==> flow/design.v <==
`timescale 1ns / 1ps
module ALU(
    input  [7:0] SrcA, 
    input  [7:0] SrcB,
    input  [3:0] ALUControl,
    output reg [7:0] ALUResult,
    output reg Zero
);
parameter ADD          = 4'b1000;
parameter SUBTRACT     = 4'b1001;
parameter MULTIPLY     = 4'b1010;
parameter DIVIDE       = 4'b1011;
parameter AND          = 4'b1100;
parameter OR           = 4'b1101;
parameter NOT          = 4'b1110;
parameter XOR          = 4'b1111;
parameter Right_Shift  = 4'b0110;
parameter Left_Shift   = 4'b0111;
parameter LOAD         = 4'b0010;  
parameter STORE        = 4'b0011;   
parameter JUMP         = 4'b0100;
parameter Equal_to     = 4'b0101;
always @(*) begin
    case (ALUControl)
        ADD:          ALUResult = SrcA + SrcB;
        SUBTRACT:     ALUResult = SrcA + (~SrcB + 1'b1);
        MULTIPLY:     ALUResult = SrcA * SrcB;
        DIVIDE:       ALUResult = (SrcB != 0) ? SrcA / SrcB : 8'b0;
        AND:          ALUResult = SrcA & SrcB;
        OR:           ALUResult = SrcA | SrcB;
        NOT:          ALUResult = ~SrcA;
        XOR:          ALUResult = SrcA ^ SrcB;
        Right_Shift:  ALUResult = $signed(SrcA) >>> 1;
        Left_Shift:   ALUResult = $signed(SrcA) << 1;
        Equal_to:    ALUResult = (SrcA == SrcB) ? 8'b00000001 : 8'b00000000;
        default:   begin
          ALUResult = 8'b00000000;
        end
    endcase
      Zero = (ALUResult == 0) ? 1'b1 : 1'b0;
end
endmodule
module ControlUnit(
    input [3:0] opcode,
    input [2:0] funct,
    input Zero,
    output reg RegWrite,
    output reg ALUSrc,
    output reg MemWrite,
    output reg [3:0] ALUControl,
    output reg ResultSrc,
    output reg PCSrc
);
parameter OP_RTYPE        = 4'b0000;
parameter OP_LOAD_IM      = 4'b0001;
parameter OP_LOAD         = 4'b0010;
parameter OP_STORE        = 4'b0011;
parameter OP_JUMP         = 4'b0100;
parameter OP_EQUAL_TO     = 4'b0101;
parameter OP_RIGHT_SHIFT  = 4'b0110;
parameter OP_LEFT_SHIFT   = 4'b0111;
parameter OP_ADDI         = 4'b1000;
parameter OP_BEQ          = 4'b1001;
parameter F_ADD           = 3'b000;
parameter F_SUBTRACT      = 3'b001;
parameter F_MULTIPLY      = 3'b010;
parameter F_DIVIDE        = 3'b011;
parameter F_AND           = 3'b100;
parameter F_OR            = 3'b101;
parameter F_XOR           = 3'b110;
parameter F_NOT           = 3'b111;
parameter ALU_ADD         = 4'b1000;
parameter ALU_SUBTRACT    = 4'b1001;
parameter ALU_MULTIPLY    = 4'b1010;
parameter ALU_DIVIDE      = 4'b1011;
parameter ALU_AND         = 4'b1100;
parameter ALU_OR          = 4'b1101;
parameter ALU_NOT         = 4'b1110;
parameter ALU_XOR         = 4'b1111;
parameter ALU_RIGHT_SHIFT = 4'b0110;
parameter ALU_LEFT_SHIFT  = 4'b0111;
parameter ALU_EQUAL_TO    = 4'b0101;
  always @(*) begin
    RegWrite    = 0;
    ALUSrc      = 0;
    MemWrite    = 0;
    ALUControl  = 4'b0000;
    ResultSrc   = 0;
    PCSrc       = 0;
    case (opcode)
        OP_RTYPE: begin
            RegWrite = 1;
            ALUSrc   = 0;
            case (funct)
                F_ADD:      ALUControl = ALU_ADD;
                F_SUBTRACT: ALUControl = ALU_SUBTRACT;
                F_MULTIPLY: ALUControl = ALU_MULTIPLY;
                F_DIVIDE:   ALUControl = ALU_DIVIDE;
                F_AND:      ALUControl = ALU_AND;
                F_OR:       ALUControl = ALU_OR;
                F_XOR:      ALUControl = ALU_XOR;
                F_NOT:      ALUControl = ALU_NOT;
            endcase
        end
        OP_LOAD_IM: begin
            RegWrite   = 1;
            ALUSrc     = 1;
            ALUControl = ALU_ADD;
            ResultSrc  = 0;
        end
        OP_LOAD: begin
            RegWrite   = 1;
            ALUSrc     = 1;
            ALUControl = ALU_ADD;
            ResultSrc  = 1;
        end
        OP_STORE: begin
        RegWrite = 1;
            ALUSrc     = 1;
            ResultSrc = 0;
            MemWrite   = 1;
            ALUControl = ALU_ADD;
        end
        OP_EQUAL_TO: begin
            ALUControl = ALU_EQUAL_TO;
            PCSrc      = Zero;
        end
        OP_JUMP: begin
            PCSrc = 1;
        end
        OP_RIGHT_SHIFT: begin
            RegWrite   = 1;
            ALUSrc     = 0;
            ALUControl = ALU_RIGHT_SHIFT;
        end
        OP_LEFT_SHIFT: begin
            RegWrite   = 1;
            ALUSrc     = 0;
            ALUControl = ALU_LEFT_SHIFT;
        end
        OP_ADDI: begin
        RegWrite   = 1;
    ALUSrc     = 1;
    ALUControl = ALU_ADD;
    ResultSrc  = 0;
        end
        OP_BEQ: begin
       RegWrite = 0;
       ALUControl = ALU_EQUAL_TO;
       MemWrite = 0;
       ResultSrc = 0;
       ALUSrc = 0;
       PCSrc = Zero;
       end
        default: ALUControl = 4'b0000;
    endcase
end
endmodule
module Extender(
    input  [2:0] in0,
    output reg [7:0] ImmExt
);
    always @(*) begin
        if (in0[2] == 0)
            ImmExt = {5'b00000, in0};  
        else
            ImmExt = {5'b11111, in0};  
    end
endmodule
module Register_file(rdata1, rdata2, wrtData, srcreg1, srcreg2, destreg, write, clk, reset);
input clk, reset, write;
input [2:0] srcreg1, srcreg2, destreg;
input [7:0] wrtData;
output [7:0] rdata1, rdata2;
integer i;
reg [7:0] regfile [0:7];
assign rdata1 = regfile[srcreg1];
assign rdata2 = regfile[srcreg2];
always @ (posedge   clk or posedge reset )begin
if (reset) begin
  for ( i = 0; i < 8; i = i + 1)
    regfile[i] <= i;
end
else  if (write) begin 
    regfile[destreg] <= wrtData;
end
end
endmodule
module MUX_2x1(
input [7:0] in0, input [7:0] in1, input select, output [7:0] out0
    );
    assign out0 = (select ==0) ? in0 : in1;
endmodule
module Forwarding_Mux( Src_in, Result, ALU_Result, forward, Src_out);
input [7:0] Src_in;
input [7:0] Result;
input [7:0] ALU_Result;
input [1:0] forward;
output [7:0] Src_out;
assign Src_out = (forward == 2'b00) ? Src_in:
                 (forward == 2'b01) ? ALU_Result:
                 (forward == 2'b10) ? Result:
                 Src_in;
                 endmodule 
module pc(pc, clk, reset, pcnext, stallF);
input clk, reset;
input [7:0] pcnext;
input stallF;
output reg [7:0] pc;
always  @(posedge   clk or posedge reset) begin
if(reset)
pc <= 8'b0;
else if (!stallF)
pc <= pcnext;
end
endmodule
module IF_ID(
  input [7:0] pcplus1_f,
  input [15:0] instr_f,
  input [7:0] pc_f,
  output reg [7:0] pc_d,
  output reg [7:0] pcplus1_d,
  output reg [15:0] instr_d,
  input clk, input reset,
  input stallD, flushD
);
 always @(posedge clk or posedge reset) begin
  if (reset) begin
    pcplus1_d <= 8'd0;
    instr_d <= 16'd0;
    pc_d <= 8'd0;
  end else if (flushD) begin
    pcplus1_d <= 8'd0;
    instr_d <= 16'd0;
    pc_d <= 8'd0;
  end else if (!stallD) begin
    pcplus1_d <= pcplus1_f;
    instr_d <= instr_f;
    pc_d <= pc_f;
  end
end
endmodule
module ID_EX(
  input [7:0] SrcA, SrcB_reg, pcplus1, ImmExt,
  input [2:0] destreg, Rs1D, Rs2D,
  input RegWrite, ALUSrc, ResultSrc, MemWrite,
  input [3:0] ALUControl,
  output reg [7:0] SrcA_out, SrcB_reg_out, pcplus1_out, ImmExt_out,
  output reg [2:0] destreg_out, Rs1E, Rs2E,
  output reg RegWrite_out, ALUSrc_out, ResultSrc_out, MemWrite_out,
  output reg [3:0] ALUControl_out,
  input clk, input reset, flushE
);
  always @(posedge clk or posedge reset) begin
  if (reset) begin
    SrcA_out <= 0; SrcB_reg_out <= 0; pcplus1_out <= 0; ImmExt_out <= 0;
    destreg_out <= 0; Rs1E <= 0; Rs2E <= 0; RegWrite_out <= 0; ALUSrc_out <= 0; ResultSrc_out <= 0;
    MemWrite_out <= 0; ALUControl_out <= 0;
  end else begin
    if (flushE) begin
      SrcA_out <= 0; SrcB_reg_out <= 0; pcplus1_out <= 0; ImmExt_out <= 0;
      destreg_out <= 0; Rs1E <= 0; Rs2E <= 0; RegWrite_out <= 0; ALUSrc_out <= 0; ResultSrc_out <= 0;
      MemWrite_out <= 0; ALUControl_out <= 0;
    end else begin
      SrcA_out <= SrcA; SrcB_reg_out <= SrcB_reg; pcplus1_out <= pcplus1; ImmExt_out <= ImmExt;
      destreg_out <= destreg; Rs1E <= Rs1D; Rs2E <= Rs2D;
      RegWrite_out <= RegWrite; ALUSrc_out <= ALUSrc; ResultSrc_out <= ResultSrc;
      MemWrite_out <= MemWrite; ALUControl_out <= ALUControl;
    end
  end
end
endmodule
module EX_MEM(
  input [7:0] ALUResult, SrcB_reg, pcplus1,
  input [2:0] destreg,
  input RegWrite, MemWrite, ResultSrc,
  output reg [7:0] ALUResult_out, WriteData_out, pcplus1_out,
  output reg [2:0] destreg_out,
  output reg RegWrite_out, MemWrite_out, ResultSrc_out,
  input clk, input reset
);
  always @(posedge clk or posedge reset) begin
    if (reset) begin
      ALUResult_out <= 0; WriteData_out <= 0; pcplus1_out <= 0;
      destreg_out <= 0; RegWrite_out <= 0; MemWrite_out <= 0; ResultSrc_out <= 0;
    end else begin
      ALUResult_out <= ALUResult; WriteData_out <= SrcB_reg; pcplus1_out <= pcplus1;
      destreg_out <= destreg;
      RegWrite_out <= RegWrite; MemWrite_out <= MemWrite; ResultSrc_out <= ResultSrc;
    end
  end
endmodule
module MEM_WB(
  input [7:0] ReadData, ALUResult, pcplus1,
  input [2:0] destreg,
  input RegWrite, ResultSrc,
  output reg [7:0] ReadData_out, ALUResult_out, pcplus1_out,
  output reg [2:0] destreg_out,
  output reg RegWrite_out, ResultSrc_out,
  input clk, input reset
);
  always @(posedge clk or posedge reset) begin
    if (reset) begin
      ReadData_out <= 0; ALUResult_out <= 0; pcplus1_out <= 0;
      destreg_out <= 0; RegWrite_out <= 0; ResultSrc_out <= 0;
    end else begin
      ReadData_out <= ReadData; ALUResult_out <= ALUResult; pcplus1_out <= pcplus1;
      destreg_out <= destreg;
      RegWrite_out <= RegWrite; ResultSrc_out <= ResultSrc;
    end
  end
endmodule
module Hazard_unit( 
input [2:0] Rs1D, Rs2D, Rs1E, Rs2E, a1_d, a1_e, a1_w, a1_m,
input [3:0] opcode,
input regwrite_m, regwrite_w, ResultSrc_e, pcsrc,
output reg StallF, StallD, FlushD, FlushE,
output reg [1:0] ForwardAE, ForwardBE);
wire hzd;
assign hzd = (ResultSrc_e && (a1_e != 0) &&
              ((a1_e == a1_d) || (a1_e == Rs1D) || (a1_e == Rs2D)) &&
              (opcode != 4'b0101) && (opcode != 4'b0100));
always @(*) begin
        StallF = hzd;
        StallD = hzd;
        FlushE = hzd;
        FlushD = pcsrc;  
    end                           
always @(*) begin
        if (regwrite_m && (a1_m != 0) && (a1_m == Rs1E))
            ForwardAE = 2'b01;  
        else if (regwrite_w && (a1_w != 0) && (a1_w == Rs1E))
            ForwardAE = 2'b10;  
        else
            ForwardAE = 2'b00;  
        if (regwrite_m && (a1_m != 0) && (a1_m == Rs2E))
            ForwardBE = 2'b01;  
        else if (regwrite_w && (a1_w != 0) && (a1_w == Rs2E))
            ForwardBE = 2'b10;  
        else
            ForwardBE = 2'b00;  
    end
endmodule
module Pipelined_Processor(
input CLK,
input reset,
output [7:0] imem_addr,
input [15:0] imem_data,
output [7:0] dmem_addr,
output [7:0] dmem_wdata,
output dmem_we,
input [7:0] dmem_rdata,
output [7:0] result 
   );
wire pcsrc;
wire [7:0] pcplus1_f;
wire [7:0] pcnext_f;
wire [7:0] pc_f, pc_d;
wire [15:0] instr_f, instr_d;
wire signed [7:0] SrcA_d, SrcA_e;
wire signed [7:0] RD1e, RD2e;  
wire signed [7:0] SrcB ;
wire Zero;
wire [7:0] ALUResult_e, ALUResult_m, ALUResult_w;
wire [3:0] ALUControl_d, ALUControl_e;
wire ALUSrc_d, ALUSrc_e, ResultSrc_e, ResultSrc_d, ResultSrc_m, ResultSrc_w;
wire [7:0] pcplus1_d, pcplus1_e, pcplus1_m, pcplus1_w;
wire [2:0] a1_d, Rs1D, Rs2D;
wire [2:0] Rs1E, Rs2E;
wire [2:0] a1_e, a1_m, a1_w;  
wire [3:0] opcode;
wire [2:0] funct;
wire [7:0] SrcB_reg, SrcB_reg_e, SrcB_reg_m;
wire [7:0] wrtdata;
wire [7:0] read_data_w, read_data_m;
wire MemWrite_d, MemWrite_e, MemWrite_m;
wire regwrite_d, regwrite_e, regwrite_w, regwrite_m;
wire [7:0] ImmExt_d, ImmExt_e;  
wire [1:0] ForwardAE, ForwardBE;
wire stallF, flushD, stallD, flushE;
pc p0(.pcnext(pcnext_f),. reset(reset), .pc(pc_f), .stallF(stallF), .clk(CLK));
assign pcplus1_f = pc_f + 1;
assign imem_addr = pc_f;
assign instr_f = imem_data;
assign opcode = instr_f[15:12];
assign pcnext_f = (opcode == 4'b0101 && Zero) ? (pc_f + ImmExt_d) : 
  (pcsrc) ? ImmExt_d :
                (pc_f + 1);
assign a1_d = instr_f[8:6];   
assign funct = instr_f[11:9];
assign Rs1D = instr_f[5:3];
assign Rs2D = instr_f[2:0];
  Extender e0(.in0(Rs2D), .ImmExt(ImmExt_d));
IF_ID l0(.clk(CLK), .flushD(flushD), .stallD(stallD), .pcplus1_f(pcnext_f), .pcplus1_d(pcplus1_d),  .reset(reset), .pc_f(pc_f), .pc_d(pc_d),  .instr_d(instr_d), .instr_f(instr_f));
ControlUnit c0(.opcode(opcode), .funct(funct), .Zero(Zero), .ALUSrc(ALUSrc_d), .MemWrite(MemWrite_d), .ALUControl(ALUControl_d), .ResultSrc(ResultSrc_d), .PCSrc(pcsrc), .RegWrite(regwrite_d));
  Register_file r0(.clk(CLK), .reset(reset), .write(regwrite_w), .destreg(a1_w), .srcreg1(Rs1D), .srcreg2(Rs2D), .rdata1(SrcA_d), .rdata2(SrcB_reg), .wrtData(wrtdata));
ID_EX l1(.clk(CLK), .flushE(flushE), .reset(reset), .SrcA(SrcA_d), .SrcB_reg(SrcB_reg), 
.pcplus1(pcplus1_d), .ImmExt(ImmExt_d), 
.destreg(a1_d), .Rs1D(Rs1D), .Rs2D(Rs2D), .Rs1E(Rs1E), .Rs2E(Rs2E),
.RegWrite(regwrite_d), .ALUSrc(ALUSrc_d), .ResultSrc(ResultSrc_d), 
.MemWrite(MemWrite_d), .ALUControl(ALUControl_d), 
.SrcA_out(RD1e),
.SrcB_reg_out(RD2e), 
.pcplus1_out(pcplus1_e),
.ImmExt_out(ImmExt_e), .destreg_out(a1_e), 
.RegWrite_out(regwrite_e), .ALUSrc_out(ALUSrc_e), 
.ResultSrc_out(ResultSrc_e), 
.MemWrite_out(MemWrite_e), 
.ALUControl_out(ALUControl_e));
Forwarding_Mux m0(.Src_in(RD1e), .Result(wrtdata), .ALU_Result(ALUResult_m), .forward(ForwardAE), .Src_out(SrcA_e));
Forwarding_Mux m1(.Src_in(RD2e), .Result(wrtdata), .ALU_Result(ALUResult_m), .forward(ForwardBE), .Src_out(SrcB_reg_e));
MUX_2x1 alu(.in0(SrcB_reg_e), .in1(ImmExt_e), .select(ALUSrc_e), .out0(SrcB));
ALU a0( .SrcA(SrcA_e), .SrcB(SrcB), .Zero(Zero), .ALUResult(ALUResult_e), .ALUControl(ALUControl_e));
EX_MEM l2(.clk(CLK), .reset(reset), 
.ALUResult(ALUResult_e), .SrcB_reg(SrcB_reg_e),
.pcplus1(pcplus1_e), 
          .RegWrite(regwrite_e), .MemWrite(MemWrite_e),
          .ResultSrc(ResultSrc_e), 
.ALUResult_out(ALUResult_m), .destreg(a1_e), 
.WriteData_out(SrcB_reg_m ), .pcplus1_out(pcplus1_m), .destreg_out(a1_m), .RegWrite_out(regwrite_m), .MemWrite_out(MemWrite_m), .ResultSrc_out(ResultSrc_m));
assign dmem_addr = ALUResult_m;
assign dmem_wdata = SrcB_reg_m;
assign dmem_we = MemWrite_m;
assign read_data_m = dmem_rdata;
MEM_WB l3(.clk(CLK), .reset(reset), .ReadData(read_data_m), .ALUResult(ALUResult_m), .pcplus1(pcplus1_m), .destreg(a1_m), .RegWrite(regwrite_m), .ResultSrc(ResultSrc_m), .ReadData_out(read_data_w), .ALUResult_out(ALUResult_w), .pcplus1_out(pcplus1_w), .destreg_out(a1_w), .RegWrite_out(regwrite_w), .ResultSrc_out(ResultSrc_w));
MUX_2x1 read(.in0(ALUResult_w), .in1(read_data_w), .select(ResultSrc_w), .out0(wrtdata));
assign result = wrtdata;
Hazard_unit h0(.Rs1D(Rs1D), .Rs2D(Rs2D), .Rs1E(Rs1E), .Rs2E(Rs2E), .a1_d(a1_d), .a1_e(a1_e), .a1_w(a1_w), .a1_m(a1_m), .opcode(opcode), .regwrite_m(regwrite_m), .regwrite_w(regwrite_w), .ResultSrc_e(ResultSrc_e), .pcsrc(pcsrc), .StallF(stallF), .StallD(stallD), .FlushD(flushD), .FlushE(flushE), .ForwardAE(ForwardAE), .ForwardBE(ForwardBE));
endmodule
== Step by step through the tools: Pipelined_Processor ==
What the tools print for Pipelined_Processor, step after step.
Lines are those of the file above, counted from 1.
Operators: Yosys type, input widths -> output width; for muxes data width and select width s.
Cell names lack the library's common part.
The mark - stands for no value.

* Top: Pipelined_Processor
* Clock: CLK
* Cell library: sky130hd
* Library corner: tt_025C_1v80

== Elaborated design ==
Source: Yosys, flattened and elaborated. Widths are those after wreduce. Registers that Yosys merges into a memory's read port (data or address) are not register bits. Print and check cells do not count. Equal cells are merged and count once.
Yosys's memory passes give these memory sizes; they may raise the number of words (mostly to a power of two), join words into wider ones and drop unused or constant bits.

* ROM bits: 24
* Memory cells: 1
* Bits in registers: 156

{| class="wikitable"
|+ Memory list
! memory !! depth !! width !! read ports !! wr ports !! RTL line !! source
|-
| (name not given) || 8 || 3 || 1 || 0 || 94 || <nowiki>case (funct)</nowiki>
|}

* Add/subtract/negate cells: 5
* Bitwise operators: 5
* $mul: 1
* Reduce/logical cells: 35
* Mux-type cells: 38
* Eq/ne operators: 55
* Divide/modulo/power cells: 1

{| class="wikitable"
|+ Operator list
! cell !! count
|-
| $pmux 8 s8 || 2
|-
| $mux 8 || 15
|-
| $pmux 8 s11 || 1
|-
| $div 8x8->8 || 1
|-
| $mul 8x8->8 || 1
|-
| $eq 4x4->1 const B || 10
|-
| $eq 3x3->1 const B || 12
|-
| $eq 4x3->1 const B || 7
|-
| $add 8x8->8 || 3
|-
| $eq 3x3->1 || 7
|-
| $pmux 4 s5 || 1
|-
| $eq 3x2->1 const B || 6
|-
| $reduce_and 2->1 || 8
|-
| $add 8x1->8 const B || 2
|-
| $not 8->8 || 2
|-
| $logic_and 1x1->1 || 11
|-
| $mux 1 || 10
|-
| $eq 3x1->1 const B || 3
|-
| $logic_not 3->1 || 3
|-
| $reduce_bool 3->1 || 3
|-
| $mux 3 || 3
|-
| $eq 4x2->1 const B || 2
|-
| $ne 4x3->1 const B || 2
|-
| $eq 8x8->1 || 1
|-
| $and 8x8->8 || 1
|-
| $or 8x8->8 || 1
|-
| $xor 8x8->8 || 1
|-
| $logic_not 8->1 || 1
|}

Other operator kinds: 13; their cells: 20.

== Depth ==
Yosys ltp: most cells in a row. Word level: on the elaborated netlist, between registers, memories and ports. Mapped: between sequential cells and ports; inverters and the memories' decode and read muxes count.

* Depth in word-level cells: 19
* ABC_AREA: 0
* Mapped depth: 78

== After synthesis ==
The flow's flattened synthesis, as Yosys stat reports it; memories are mapped. The netlist is that of the ABC_AREA named above (0 if unset); the other value can give another one.

* Sequential area: 0.0037186 mm^2
* Flip-flops: 148
* Buffers: 60
* Chip area (Yosys): 0.0113309 mm^2
* Mapped cells: 1,287

{| class="wikitable"
|+ Cells by type
! cell type !! count !! total area (um^2)
|-
| dfrtp_1 || 136 || 3.4E+03
|-
| ha_1 || 86 || 1.08E+03
|-
| nor2_1 || 134 || 502.982
|-
| a21oi_1 || 96 || 480.461
|-
| o21ai_0 || 93 || 465.446
|-
| nand2_1 || 108 || 405.389
|-
| mux2i_1 || 35 || 350.336
|-
| xnor2_1 || 38 || 332.819
|-
| dfstp_2 || 12 || 315.302
|-
| fa_1 || 15 || 300.288
|-
| mux2_2 || 26 || 292.781
|-
| inv_1 || 73 || 274.013
|-
| nor3_1 || 34 || 170.163
|-
| nand3_1 || 32 || 160.154
|-
| clkbuf_1 || 42 || 157.651
|-
| xor2_1 || 16 || 140.134
|-
| a211oi_1 || 18 || 135.13
|-
| o21a_1 || 18 || 135.13
|}

Other cell types: 76; their cells: 275.
The figures by module come from a second, unflattened synthesis with its own total; it is not the netlist above.

* Cell total of the unflattened synthesis: 1,371
* Area total of the unflattened synthesis: 0.0142724 mm^2

Rows give one instance, submodules left out.

{| class="wikitable"
|+ By module
! module !! area (mm^2) !! cells !! seq. area (mm^2) !! times used
|-
| ALU || 0.0039213 || 529 || 0 || 1
|-
| Register_file || 0.0036735 || 329 || 0.0016166 || 1
|-
| ID_EX || 0.001574 || 104 || 0.0012262 || 1
|-
| IF_ID || 0.0013275 || 104 || 0.0008008 || 1
|-
| EX_MEM || 0.0007545 || 31 || 0.0007507 || 1
|-
| MEM_WB || 0.0007294 || 30 || 0.0007257 || 1
|-
| Pipelined_Processor || 0.0005668 || 78 || 0 || 1
|-
| Forwarding_Mux || 0.0002765 || 27 || 0 || 2
|-
| pc || 0.0003353 || 18 || 0.0002002 || 1
|-
| Hazard_unit || 0.0003103 || 38 || 0 || 1
|-
| MUX_2x1 || 0.0001314 || 9 || 0 || 2
|-
| ControlUnit || 0.0002039 || 30 || 0 || 1
|-
| Extender || 0.0000601 || 8 || 0 || 1
|}

== Path before layout ==
OpenSTA on the mapped netlist: ideal clock, no wires. The path of least setup slack (recovery checks aside). Input and output delay are each 20% of the period. Register names are those of the netlist, which keeps one name where synthesis merged equal registers.

* Path type: register to register
* Start: register l1.ImmExt_out[6]
* End: register p0.pc[7]
* Arrival time: 12,790 ps
* Clock period: 13,500 ps
* Stages on the path: 69
* Path delay: 12,916 ps
* Buffers on the path: 1
* Path slack: 584 ps
* Period reached after synthesis: 12,916 ps

"path delay" is the arrival time less input delay plus setup time.
"stages on the path" counts driving pins, that of a launching flip-flop among them; a cell with two outputs on the path counts twice.
"period reached after synthesis" = period - worst setup slack (recovery checks aside). The figure is calculated, with input and output delays left at 20% of the set period.
A register here has more assigning lines than the two given.

* Cell sequence: dfrtp_1 buf_2 or3b_1 a211oi_2 o211ai_2 o221ai_2 a21o_2 clkinv_1 nor3_1 nand2_1 a22oi_1 ha_1 o21a_1 or2_2 and2_1 nor2b_1 nor2_1 a21oi_1 (+33 left out) a21o_1 a21oi_1 nor2b_1 nor2_1 nor2_1 mux2_2 ha_1 o21a_1 o21ai_0 a21oi_1 o21ai_0 nand2b_1 a21oi_1 o221ai_1 nor3_2 nand4_1 nor3b_1 a221o_1
* Elaborated cells on any way between the ends: 21
* RTL lines with such cells: 14
* Those cells by class: add/sub (3); mul (1); div (1); eq/ne (1); mux (8); logic (4); reduce/logical (3)

{| class="wikitable"
|+ Ends and longest elaborated chain, after synthesis
! element !! RTL line !! source
|-
| from (decl) || 248 || <nowiki>output reg [7:0] SrcA_out, SrcB_reg_out, pcplus1_out, ImmExt_out,</nowiki>
|-
| from (assign) || 256 || <nowiki>SrcA_out <= 0; SrcB_reg_out <= 0; pcplus1_out <= 0; ImmExt_out <= 0;</nowiki>
|-
| from (assign) || 265 || <nowiki>SrcA_out <= SrcA; SrcB_reg_out <= SrcB_reg; pcplus1_out <= pcplus1; ImmExt_out <= ImmExt;</nowiki>
|-
| to (assign) || 212 || <nowiki>pc <= 8'b0;</nowiki>
|-
| to (assign) || 214 || <nowiki>pc <= pcnext;</nowiki>
|-
| to (decl) || 209 || <nowiki>output reg [7:0] pc;</nowiki>
|}

No chain of elaborated cells between the ends is given.
Nets of the timed path that keep an RTL name, with a line that drives or declares them; the list need not be complete.

{| class="wikitable"
|+ Nets with RTL names, path after synthesis
! net !! RTL line !! source
|-
| ALUResult_e[0] || 24 || <nowiki>case (ALUControl)</nowiki>
|}

== Worst path after layout ==
From the final timing report of entry A: the path of least setup slack in the routed layout; clock arrival at registers is part of the times.
The path's times are printed in steps of 10 ps; the period is the one set.

* Path type: register to register
* Start: register l2.destreg_out[2]
* End: register p0.pc[7]
* Buffers on the path: 1
* Stages on the path: 72
* Arrival time: 13,250 ps
* Clock period: 13,500 ps
* Path slack: 580 ps

* Cell sequence: dfrtp_2 or3b_4 a211oi_4 o211a_1 a21oi_1 a22o_2 ha_1 a22oi_2 ha_1 o21a_1 or2_2 and2_1 nor2b_1 nor2_1 a21oi_1 ha_1 o21a_1 o21ai_1 (+36 left out) a21oi_2 nor2b_2 nor2_2 nor2_4 mux2_2 ha_1 o21a_1 o21ai_0 a21oi_1 o21ai_0 nand2b_1 a21oi_2 o221ai_2 nor3_2 buf_4 nand4_1 nor3b_1 a221o_1
* Elaborated cells on any way between the ends: 42
* Those cells by class: add/sub (3); mul (1); div (1); eq/ne (7); mux (16); logic (5); reduce/logical (9)

{| class="wikitable"
|+ Ends and longest elaborated chain, after layout
! element !! RTL line !! source
|-
| from (decl) || 278 || <nowiki>output reg [2:0] destreg_out,</nowiki>
|-
| from (assign) || 285 || <nowiki>destreg_out <= 0; RegWrite_out <= 0; MemWrite_out <= 0; ResultSrc_out <= 0;</nowiki>
|-
| from (assign) || 288 || <nowiki>destreg_out <= destreg;</nowiki>
|-
| to (assign) || 212 || <nowiki>pc <= 8'b0;</nowiki>
|-
| to (assign) || 214 || <nowiki>pc <= pcnext;</nowiki>
|-
| to (decl) || 209 || <nowiki>output reg [7:0] pc;</nowiki>
|}

No chain of elaborated cells between the ends is given.
Nets of the timed path that keep an RTL name, with a line that drives or declares them; the list need not be complete.

{| class="wikitable"
|+ Nets with RTL names, path after layout
! net !! RTL line !! source
|-
| ALUResult_e[0] || 24 || <nowiki>case (ALUControl)</nowiki>
|}

==> runs of Pipelined_Processor <==
Top module Pipelined_Processor; platform sky130hd; tools Yosys and OpenROAD; 3 stored runs in no particular order. Input and output delays are each 20% of the period that was set; the output load is 0.01 pF.
"reached clock period" means the clock period less the worst setup slack. The figure is calculated, with input and output delays left at 20% of the set period.
By "total power of the final layout" is meant OpenSTA's value without simulated activity: inputs other than the clock are taken to toggle once in ten clock periods, and the tool carries that through the logic.

=== Entry A ===
{| class="wikitable"
! Setting !! Value
|-
| CORE_UTILIZATION || 40
|-
| period_ns || 13.5
|-
| CAP_MARGIN || 20
|-
| CORE_MARGIN || 2
|-
| SLEW_MARGIN || 20
|-
! Result !! Value
|-
| Netlist area reported by Yosys || 0.0113309 mm^2
|-
| Area inside the die boundary || 0.029689 mm^2
|-
| Standard-cell area of the final layout || 0.0135905 mm^2
|-
| Worst slack on setup checks || 577 ps
|-
| Post-route worst hold slack || 355 ps
|-
| Total power of the final layout || 2.886 mW
|-
| Reached clock period || 12,923 ps
|}

=== Entry B ===
{| class="wikitable"
! Setting !! Value
|-
| CELL_PAD_IN_SITES_DETAIL_PLACEMENT || 1
|-
| CORE_ASPECT_RATIO || 0.58
|-
| CORE_MARGIN || 6
|-
| CORE_UTILIZATION || 67
|-
| CTS_CLUSTER_DIAMETER || 26
|-
| CTS_CLUSTER_SIZE || 42
|-
| GPL_ROUTABILITY_DRIVEN || 0
|-
| GPL_TIMING_DRIVEN || 1
|-
| PLACE_DENSITY_LB_ADDON || 0.29
|-
| SETUP_SLACK_MARGIN || -1.1
|-
| period_ns || 11.7
|-
| CAP_MARGIN || 20
|-
| SLEW_MARGIN || 20
|}
Stopped before the end: placement reported DPL-0033.

=== Entry C ===
{| class="wikitable"
! Setting !! Value
|-
| ABC_AREA || 1
|-
| CAP_MARGIN || 10
|-
| CELL_PAD_IN_SITES_DETAIL_PLACEMENT || 2
|-
| CELL_PAD_IN_SITES_GLOBAL_PLACEMENT || 0
|-
| CORE_ASPECT_RATIO || 0.67
|-
| CORE_MARGIN || 5
|-
| CORE_UTILIZATION || 27
|-
| CTS_CLUSTER_SIZE || 15
|-
| GPL_ROUTABILITY_DRIVEN || 1
|-
| GPL_TIMING_DRIVEN || 1
|-
| HOLD_SLACK_MARGIN || -0.02
|-
| MAX_ROUTING_LAYER || met4
|-
| MIN_ROUTING_LAYER || met1
|-
| SETUP_SLACK_MARGIN || 1.64
|-
| SLEW_MARGIN || 25
|-
| TNS_END_PERCENT || 25
|-
| period_ns || 15.3
|-
! Result !! Value
|-
| Netlist area reported by Yosys || 0.0111707 mm^2
|-
| Area inside the die boundary || 0.0456231 mm^2
|-
| Standard-cell area of the final layout || 0.0134341 mm^2
|-
| Worst slack on setup checks || 2,022 ps
|-
| Post-route worst hold slack || 357 ps
|-
| Total power of the final layout || 3.052 mW
|-
| Reached clock period || 13,278 ps
|}
